==> flow/design.v <==
`timescale 1ns / 1ps
module DiscriminantCalculator(
    input signed [31:0] SphereX,
    input signed [31:0] SphereY,
    input signed [31:0] SphereZ,
    input [31:0] SphereRadius,
    input signed [31:0] RayStartX,
    input signed [31:0] RayStartY,
    input signed [31:0] RayStartZ,
    input signed [31:0] RayDirX,
    input signed [31:0] RayDirY,
    input signed [31:0] RayDirZ,
    output signed [31:0] Discriminant,
    output signed [31:0] B_out,
    output QuickIntersects,
    input CLK,
    input aresetn,
    input InputValid,
    output InputReady,
    output OutputReady
    );
    parameter waiting = 2'b00;
    parameter reading = 2'b01;
    parameter process = 2'b10;
    parameter process2 = 2'b11;
    logic [1:0] nextState;
    logic [1:0] state;
    logic signed [31:0] dx;
    logic signed [31:0] dy;
    logic signed [31:0] dz;
    logic signed [31:0] discriminant;
    logic signed [31:0] A;
    logic signed [31:0] B;
    logic signed [31:0] C;
    logic signed [31:0] distX;
    logic signed [31:0] distY;
    logic signed [31:0] distZ;
    logic [31:0] sphereRadiusSquared;
    assign InputReady = (state == waiting);
    assign OutputReady = (state == process2);
    assign Discriminant = discriminant;
    assign B_out = B;
    assign QuickIntersects = (discriminant > 0);
    always_ff@(posedge CLK) begin
        if (aresetn == 1'b0) begin
            state <= waiting;
        end else begin
            state <= nextState;
        end
        if (nextState == reading) begin
            dx <= RayDirX;
            dy <= RayDirY;
            dz <= RayDirZ;
            distX <= RayStartX - SphereX;
            distY <= RayStartY - SphereY;
            distZ <= RayStartZ - SphereZ;
            sphereRadiusSquared <= SphereRadius * SphereRadius;
            A <= RayDirX * RayDirX + RayDirY * RayDirY + RayDirZ * RayDirZ;
        end else if (nextState == process) begin
            B <= (dx * distX + dy * distY + dz * distZ) << 1;
            C <= (distX * distX + distY * distY + distZ * distZ) - sphereRadiusSquared;
        end else if (nextState == process2) begin
            discriminant <= B * B - 4 * A * C;
        end         
    end
    always_comb begin
        case (state) 
        waiting:
            if (InputValid) begin
                nextState = reading;
            end else begin
                nextState = waiting;
            end            
        reading:
            nextState = process;
        process:
            nextState = process2;
        process2:
            nextState = waiting;
        endcase
    end
endmodule
; ---- From RTL to reports: DiscriminantCalculator
; Each step is given for the RTL above and for the edited RTL.
; "before" refers to lines of the RTL above, "after" to lines of the edited file.
; "diff" is "after" less "before", of the values as shown; "change_rel_pct" is that difference over "before", in percent.
; Operators: Yosys type, input widths -> output width; for muxes data width and select width s.
; Cell names lack the library's common part.
; A cell with - has no value.
[design]
top = DiscriminantCalculator
clock_port = CLK
cell_library = sky130hd
corner = tt_025C_1v80

; ---- Diff
; Unified diff, file above to edited file.
; This change comes from a script, not from a designer. The edited design behaves differently; no optimisation was intended.
; begin of diff
@@ -48,5 +48,5 @@
             state <= nextState;
         end
-        if (nextState == reading) begin
+        if (nextState < reading) begin
             dx <= RayDirX;
             dy <= RayDirY;
; end of diff

; ---- Word level
; Source: Yosys, flattened and elaborated, memories not mapped. Widths are those after wreduce. Registers that Yosys merges into a memory's read port (data or address) are not register bits. Print and check cells do not count. Equal cells are merged and count once.
[op_classes]
columns = element, before, after, diff, change_rel_pct
row1 = multipliers, 12, 12, 0, 0.00
row2 = equal, 6, 5, -1, -16.67
row3 = addsub, 11, 11, 0, 0.00
row4 = compare, 1, 2, 1, 100.00
row5 = mux, 2, 2, 0, 0.00
row6 = logic, 2, 2, 0, 0.00
row7 = reduce_and_logical, 3, 3, 0, 0.00
[op_table]
columns = cell, before, after, diff, change_rel_pct
row1 = $eq 2x1->1 const B, 2, 1, -1, -50.00
row2 = $lt 2x1->1 const B, 0, 1, 1, -
row3 = $sub 32x32->32, 5, 5, 0, 0.00
row4 = $eq 2x2->1 const B, 4, 4, 0, 0.00
row5 = $mul 32x32->32, 4, 4, 0, 0.00
row6 = $mul 32x32->30, 3, 3, 0, 0.00
row7 = $mul 32x32->31, 3, 3, 0, 0.00
row8 = $add 30x30->30, 2, 2, 0, 0.00
row9 = $add 31x31->31, 2, 2, 0, 0.00
row10 = $add 32x32->32, 2, 2, 0, 0.00
row11 = $not 1->1, 2, 2, 0, 0.00
row12 = $gt 32x1->1 const B, 1, 1, 0, 0.00
row13 = $logic_not 2->1, 1, 1, 0, 0.00
row14 = $mul 30x32->30, 1, 1, 0, 0.00
row15 = $mul 31x31->30, 1, 1, 0, 0.00
row16 = $mux 1, 1, 1, 0, 0.00
row17 = $pmux 2 s4, 1, 1, 0, 0.00
row18 = $reduce_and 2->1, 1, 1, 0, 0.00
row19 = $reduce_and 3->1, 1, 1, 0, 0.00
[word_totals]
columns = element, before, after, diff, change_rel_pct
row1 = regBits, 351, 351, 0, 0.00
row2 = inputBits, 323, 323, 0, 0.00
row3 = out_inout_bits, 67, 67, 0, 0.00
row4 = word_cells, 49, 49, 0, 0.00

; ---- Logic depth
; Longest topological path by Yosys (ltp), each cell counted once; first at word level (registers and memories cut), then after technology mapping (sequential cells cut; the memories' decode and read muxes count).
[depth]
columns = element, before, after, diff, change_rel_pct
row1 = word_depth, 5, 5, 0, 0.00
row2 = abc_area, 0, 0, -, -
row3 = depth_mapped, 39, 40, 1, 2.56
row4 = depth_no_buf, 37, 37, 0, 0.00

; ---- Mapped cells and area
; The flow's flattened synthesis, as Yosys stat reports it; memories are mapped. The netlist is that of the ABC_AREA named above (0 if unset); the other value can give another one.
[synth_totals]
columns = element, before, after, diff, change_rel_pct
row1 = cell_count, 18271, 18297, 26, 0.14
row2 = area_um2, 173606.5, 173781.7, 175.2, 0.10
row3 = sequential_area_um2, 10169.8, 10169.8, 0.0, 0.00
row4 = flip_flops, 340, 340, 0, 0.00
row5 = n_buf, 642, 634, -8, -1.25
[by_type]
columns = cell, before, after, diff, change_rel_pct
row1 = xnor2_1, 602, 577, -25, -4.15
row2 = clkbuf_1, 638, 622, -16, -2.51
row3 = a21oi_1, 197, 213, 16, 8.12
row4 = nand2_1, 2101, 2115, 14, 0.67
row5 = o211ai_1, 7, 20, 13, 185.71
row6 = nor4_1, 19, 7, -12, -63.16
row7 = and2_1, 1586, 1594, 8, 0.50
row8 = a21o_1, 119, 111, -8, -6.72
row9 = a21boi_0, 9, 17, 8, 88.89
row10 = nand2b_1, 45, 38, -7, -15.56
row11 = or2_2, 23, 29, 6, 26.09
row12 = o31ai_1, 5, 11, 6, 120.00
row13 = nand4_1, 18, 13, -5, -27.78
row14 = a211o_1, 6, 11, 5, 83.33
row15 = a21o_2, 0, 5, 5, -
row16 = fa_1, 4365, 4361, -4, -0.09
row17 = nor2_1, 223, 219, -4, -1.79
row18 = a31oi_1, 19, 23, 4, 21.05
; The list need not be complete.

; ---- Worst setup path after synthesis
; OpenSTA on the mapped netlist: ideal clock, no wires. The path of least setup slack (recovery checks aside). Input and output delay are each 20% of the period. Register names are those of the netlist, which keeps one name where synthesis merged equal registers.
[synth_timing]
columns = element, before, after, diff, change_rel_pct
row1 = path_kind, input port to flip-flop, input port to flip-flop, -, -
row2 = from, input InputValid, input InputValid, -, -
row3 = to, register A[0], register A[0], -, -
row4 = required_time_ns, 9.466, 9.786, 0.320, 3.38
row5 = setup_time_ns, 1.534, 1.214, -0.320, -
row6 = input_delay_ns, 2.200, 2.200, 0.000, 0.00
row7 = delay_ns, 26.009, 18.974, -7.035, -27.05
row8 = clock_period_ns, 11.0, 11.0, 0.0, 0.00
row9 = t_arrival_ns, 26.675, 19.960, -6.715, -25.17
row10 = launch_ns, 2.200, 2.200, 0.000, 0.00
row11 = path_stages, 1, 1, 0, 0.00
row12 = n_path_buf, 0, 0, 0, -
row13 = slack_ns, -17.209, -10.174, 7.035, -
row14 = period_less_setup_slack_ns, 28.209, 21.174, -7.035, -24.94
; "delay_ns" is the arrival time less input delay plus setup time.
; "path_stages" counts driving pins, that of a launching flip-flop among them; a cell with two outputs on the path counts twice.
; "period_less_setup_slack_ns" is the clock period less the worst setup slack; recovery checks do not enter. This is arithmetic on one report: input and output delays are still those of the set period (20% each).
; Between the ends stands the longest chain of elaborated cells between them, by number of cells; it is not shown to be the way that was timed. Of several equally long chains one is given.
; Each line given opens the expression or statement behind the cell; cells for indexed reads and writes are added by Yosys, which also makes memories of some case tables.
[synth_via_before]
cell_sequence = nor4b_1
elab_chain_len = 3
cone_cells = 3
cone_lines = 3
cone_classes = eq/ne: 1; mux: 2
[synth_lines_before]
columns = element, line_no
row1 = from (decl), 18  ; input InputValid,
row2 = $mux 1, 69  ; if (InputValid) begin
row3 = $pmux 2 s4, 67  ; case (state)
row4 = $eq 2x1->1, 50  ; if (nextState == reading) begin
row5 = to (assign), 58  ; A <= RayDirX * RayDirX + RayDirY * RayDirY + RayDirZ * RayDirZ;
[synth_via_after]
cell_sequence = a211oi_1
elab_chain_len = 3
cone_cells = 3
cone_lines = 3
cone_classes = compare: 1; mux: 2
[synth_lines_after]
columns = element, line_no
row1 = from (decl), 18  ; input InputValid,
row2 = $mux 1, 69  ; if (InputValid) begin
row3 = $pmux 2 s4, 67  ; case (state)
row4 = $lt 2x1->1, 50  ; if (nextState < reading) begin
row5 = to (assign), 58  ; A <= RayDirX * RayDirX + RayDirY * RayDirY + RayDirZ * RayDirZ;

; ---- Timing after layout
; From the final timing report of each run of pair A: the path of least setup slack in the routed layout; clock arrival at registers is part of the times.
[layout_timing]
columns = element, before, after, diff, change_rel_pct
row1 = path_kind, input port to flip-flop, flip-flop to flip-flop, -, -
row2 = from, input RayDirZ[12], register distX[12], -, -
row3 = to, register A[29], register B[31], -, -
row4 = n_path_buf, 4, 1, -3, -75.00
row5 = path_stages, 30, 29, -1, -3.33
row6 = launch_ns, 2.20, 0.79, -1.41, -64.09
row7 = clock_period_ns, 11.0, 11.0, 0.0, 0.00
row8 = t_arrival_ns, 10.87, 10.79, -0.08, -0.74
row9 = slack_ns, 0.59, 0.66, 0.07, -
row10 = input_delay_ns, 2.20, -, -, -
row11 = required_time_ns, 11.46, 11.45, -0.01, -0.09
row12 = setup_time_ns, 0.27, 0.34, 0.07, -
; Between the ends stands the longest chain of elaborated cells between them, by number of cells; it is not shown to be the way that was timed. Of several equally long chains one is given.
[layout_via_before]
cell_sequence = clkdlybuf4s50_1 > buf_12 > nand2_1 > fa_1 > inv_1 > fa_1 > fa_1 > fa_1 > inv_1 > fa_1 > inv_1 > fa_1 > inv_1 > fa_1 > fa_1 > fa_1 > inv_1 > fa_1 > ha_1 > a21o_1 > a21o_1 > a21oi_1 > o311a_1 > a31oi_1 > buf_4 > a221o_1 > o31a_1 > buf_4 > a211o_1 > xnor2_1
elab_chain_len = 2
cone_cells = 2
cone_lines = 1
cone_classes = add/sub: 1; mul: 1
[layout_lines_before]
columns = element, line_no
row1 = from (decl), 12  ; input signed [31:0] RayDirZ,
row2 = $mul 32x32->30, 58  ; A <= RayDirX * RayDirX + RayDirY * RayDirY + RayDirZ * RayDirZ;
row3 = $add 30x30->30, 58
row4 = to (assign), 58
[layout_via_after]
cell_sequence = edfxtp_1 > buf_4 > nand2_1 > fa_1 > inv_1 > fa_1 > fa_1 > inv_1 > fa_1 > inv_1 > fa_1 > inv_1 > fa_1 > inv_1 > fa_1 > inv_1 > fa_1 > fa_1 > inv_1 > fa_1 > ha_1 > ha_1 > a21o_1 > or3_1 > a211oi_1 > nor4b_1 > o21ai_0 > a21oi_1 > xnor2_1
elab_chain_len = 3
cone_cells = 3
cone_lines = 1
cone_classes = add/sub: 2; mul: 1
[layout_lines_after]
columns = element, line_no
row1 = from (decl), 35  ; logic signed [31:0] distX;
row2 = from (assign), 54  ; distX <= RayStartX - SphereX;
row3 = $mul 32x32->31, 60  ; B <= (dx * distX + dy * distY + dz * distZ) << 1;
row4 = $add 31x31->31 x2, 60
row5 = to (assign), 60
row6 = to (decl), 33  ; logic signed [31:0] B;

; ---- Flow runs
; Runs of the flow (Yosys, OpenROAD) on both versions; the two runs of a pair have the same settings. The constraints put input and output delay at 20% of the set period each and load the outputs with 0.01 pF.
[settings_pair_A]
period_ns = 11.0
CAP_MARGIN = 20
CORE_MARGIN = 2
CORE_UTILIZATION = 40
SLEW_MARGIN = 20
[results_pair_A]
columns = element, before, after, diff, change_rel_pct
row1 = holdWs_ns, 0.515, 0.495, -0.020, -
row2 = synth_chip_area_um2, 173606.5, 173781.7, 175.2, 0.10
row3 = post_route_util_pct, 43.6, 43.4, -0.2, -
row4 = timing.setup.ws_ns, 0.592, 0.661, 0.069, -
row5 = total_negative_slack_ns, 0.000, 0.000, 0.000, -
row6 = die_um2, 439304.0, 439741.0, 437.0, 0.10
row7 = timing.achieved_period_ns, 10.408, 10.339, -0.069, -0.66
[settings_pair_B]
ABC_AREA = 0
CAP_MARGIN = 35
CELL_PAD_IN_SITES_GLOBAL_PLACEMENT = 1
CORE_UTILIZATION = 23
PLACE_DENSITY_LB_ADDON = 0.06
SLEW_MARGIN = 25
period_ns = 14.8
CORE_MARGIN = 2
[results_pair_B]
columns = element, before, after, diff, change_rel_pct
row1 = holdWs_ns, 0.513, 0.492, -0.021, -
row2 = synth_chip_area_um2, 173606.5, 173781.7, 175.2, 0.10
row3 = post_route_util_pct, 25.5, 25.5, 0.0, -
row4 = timing.setup.ws_ns, 2.808, 3.007, 0.199, -
row5 = total_negative_slack_ns, 0.000, 0.000, 0.000, -
row6 = die_um2, 761780.0, 762539.0, 759.0, 0.10
row7 = timing.achieved_period_ns, 11.992, 11.793, -0.199, -1.66
; "timing.achieved_period_ns": clock period set for the run, less the worst setup slack. It is reckoned from that one timing run; input and output delays stay at 20% of the period that was set.
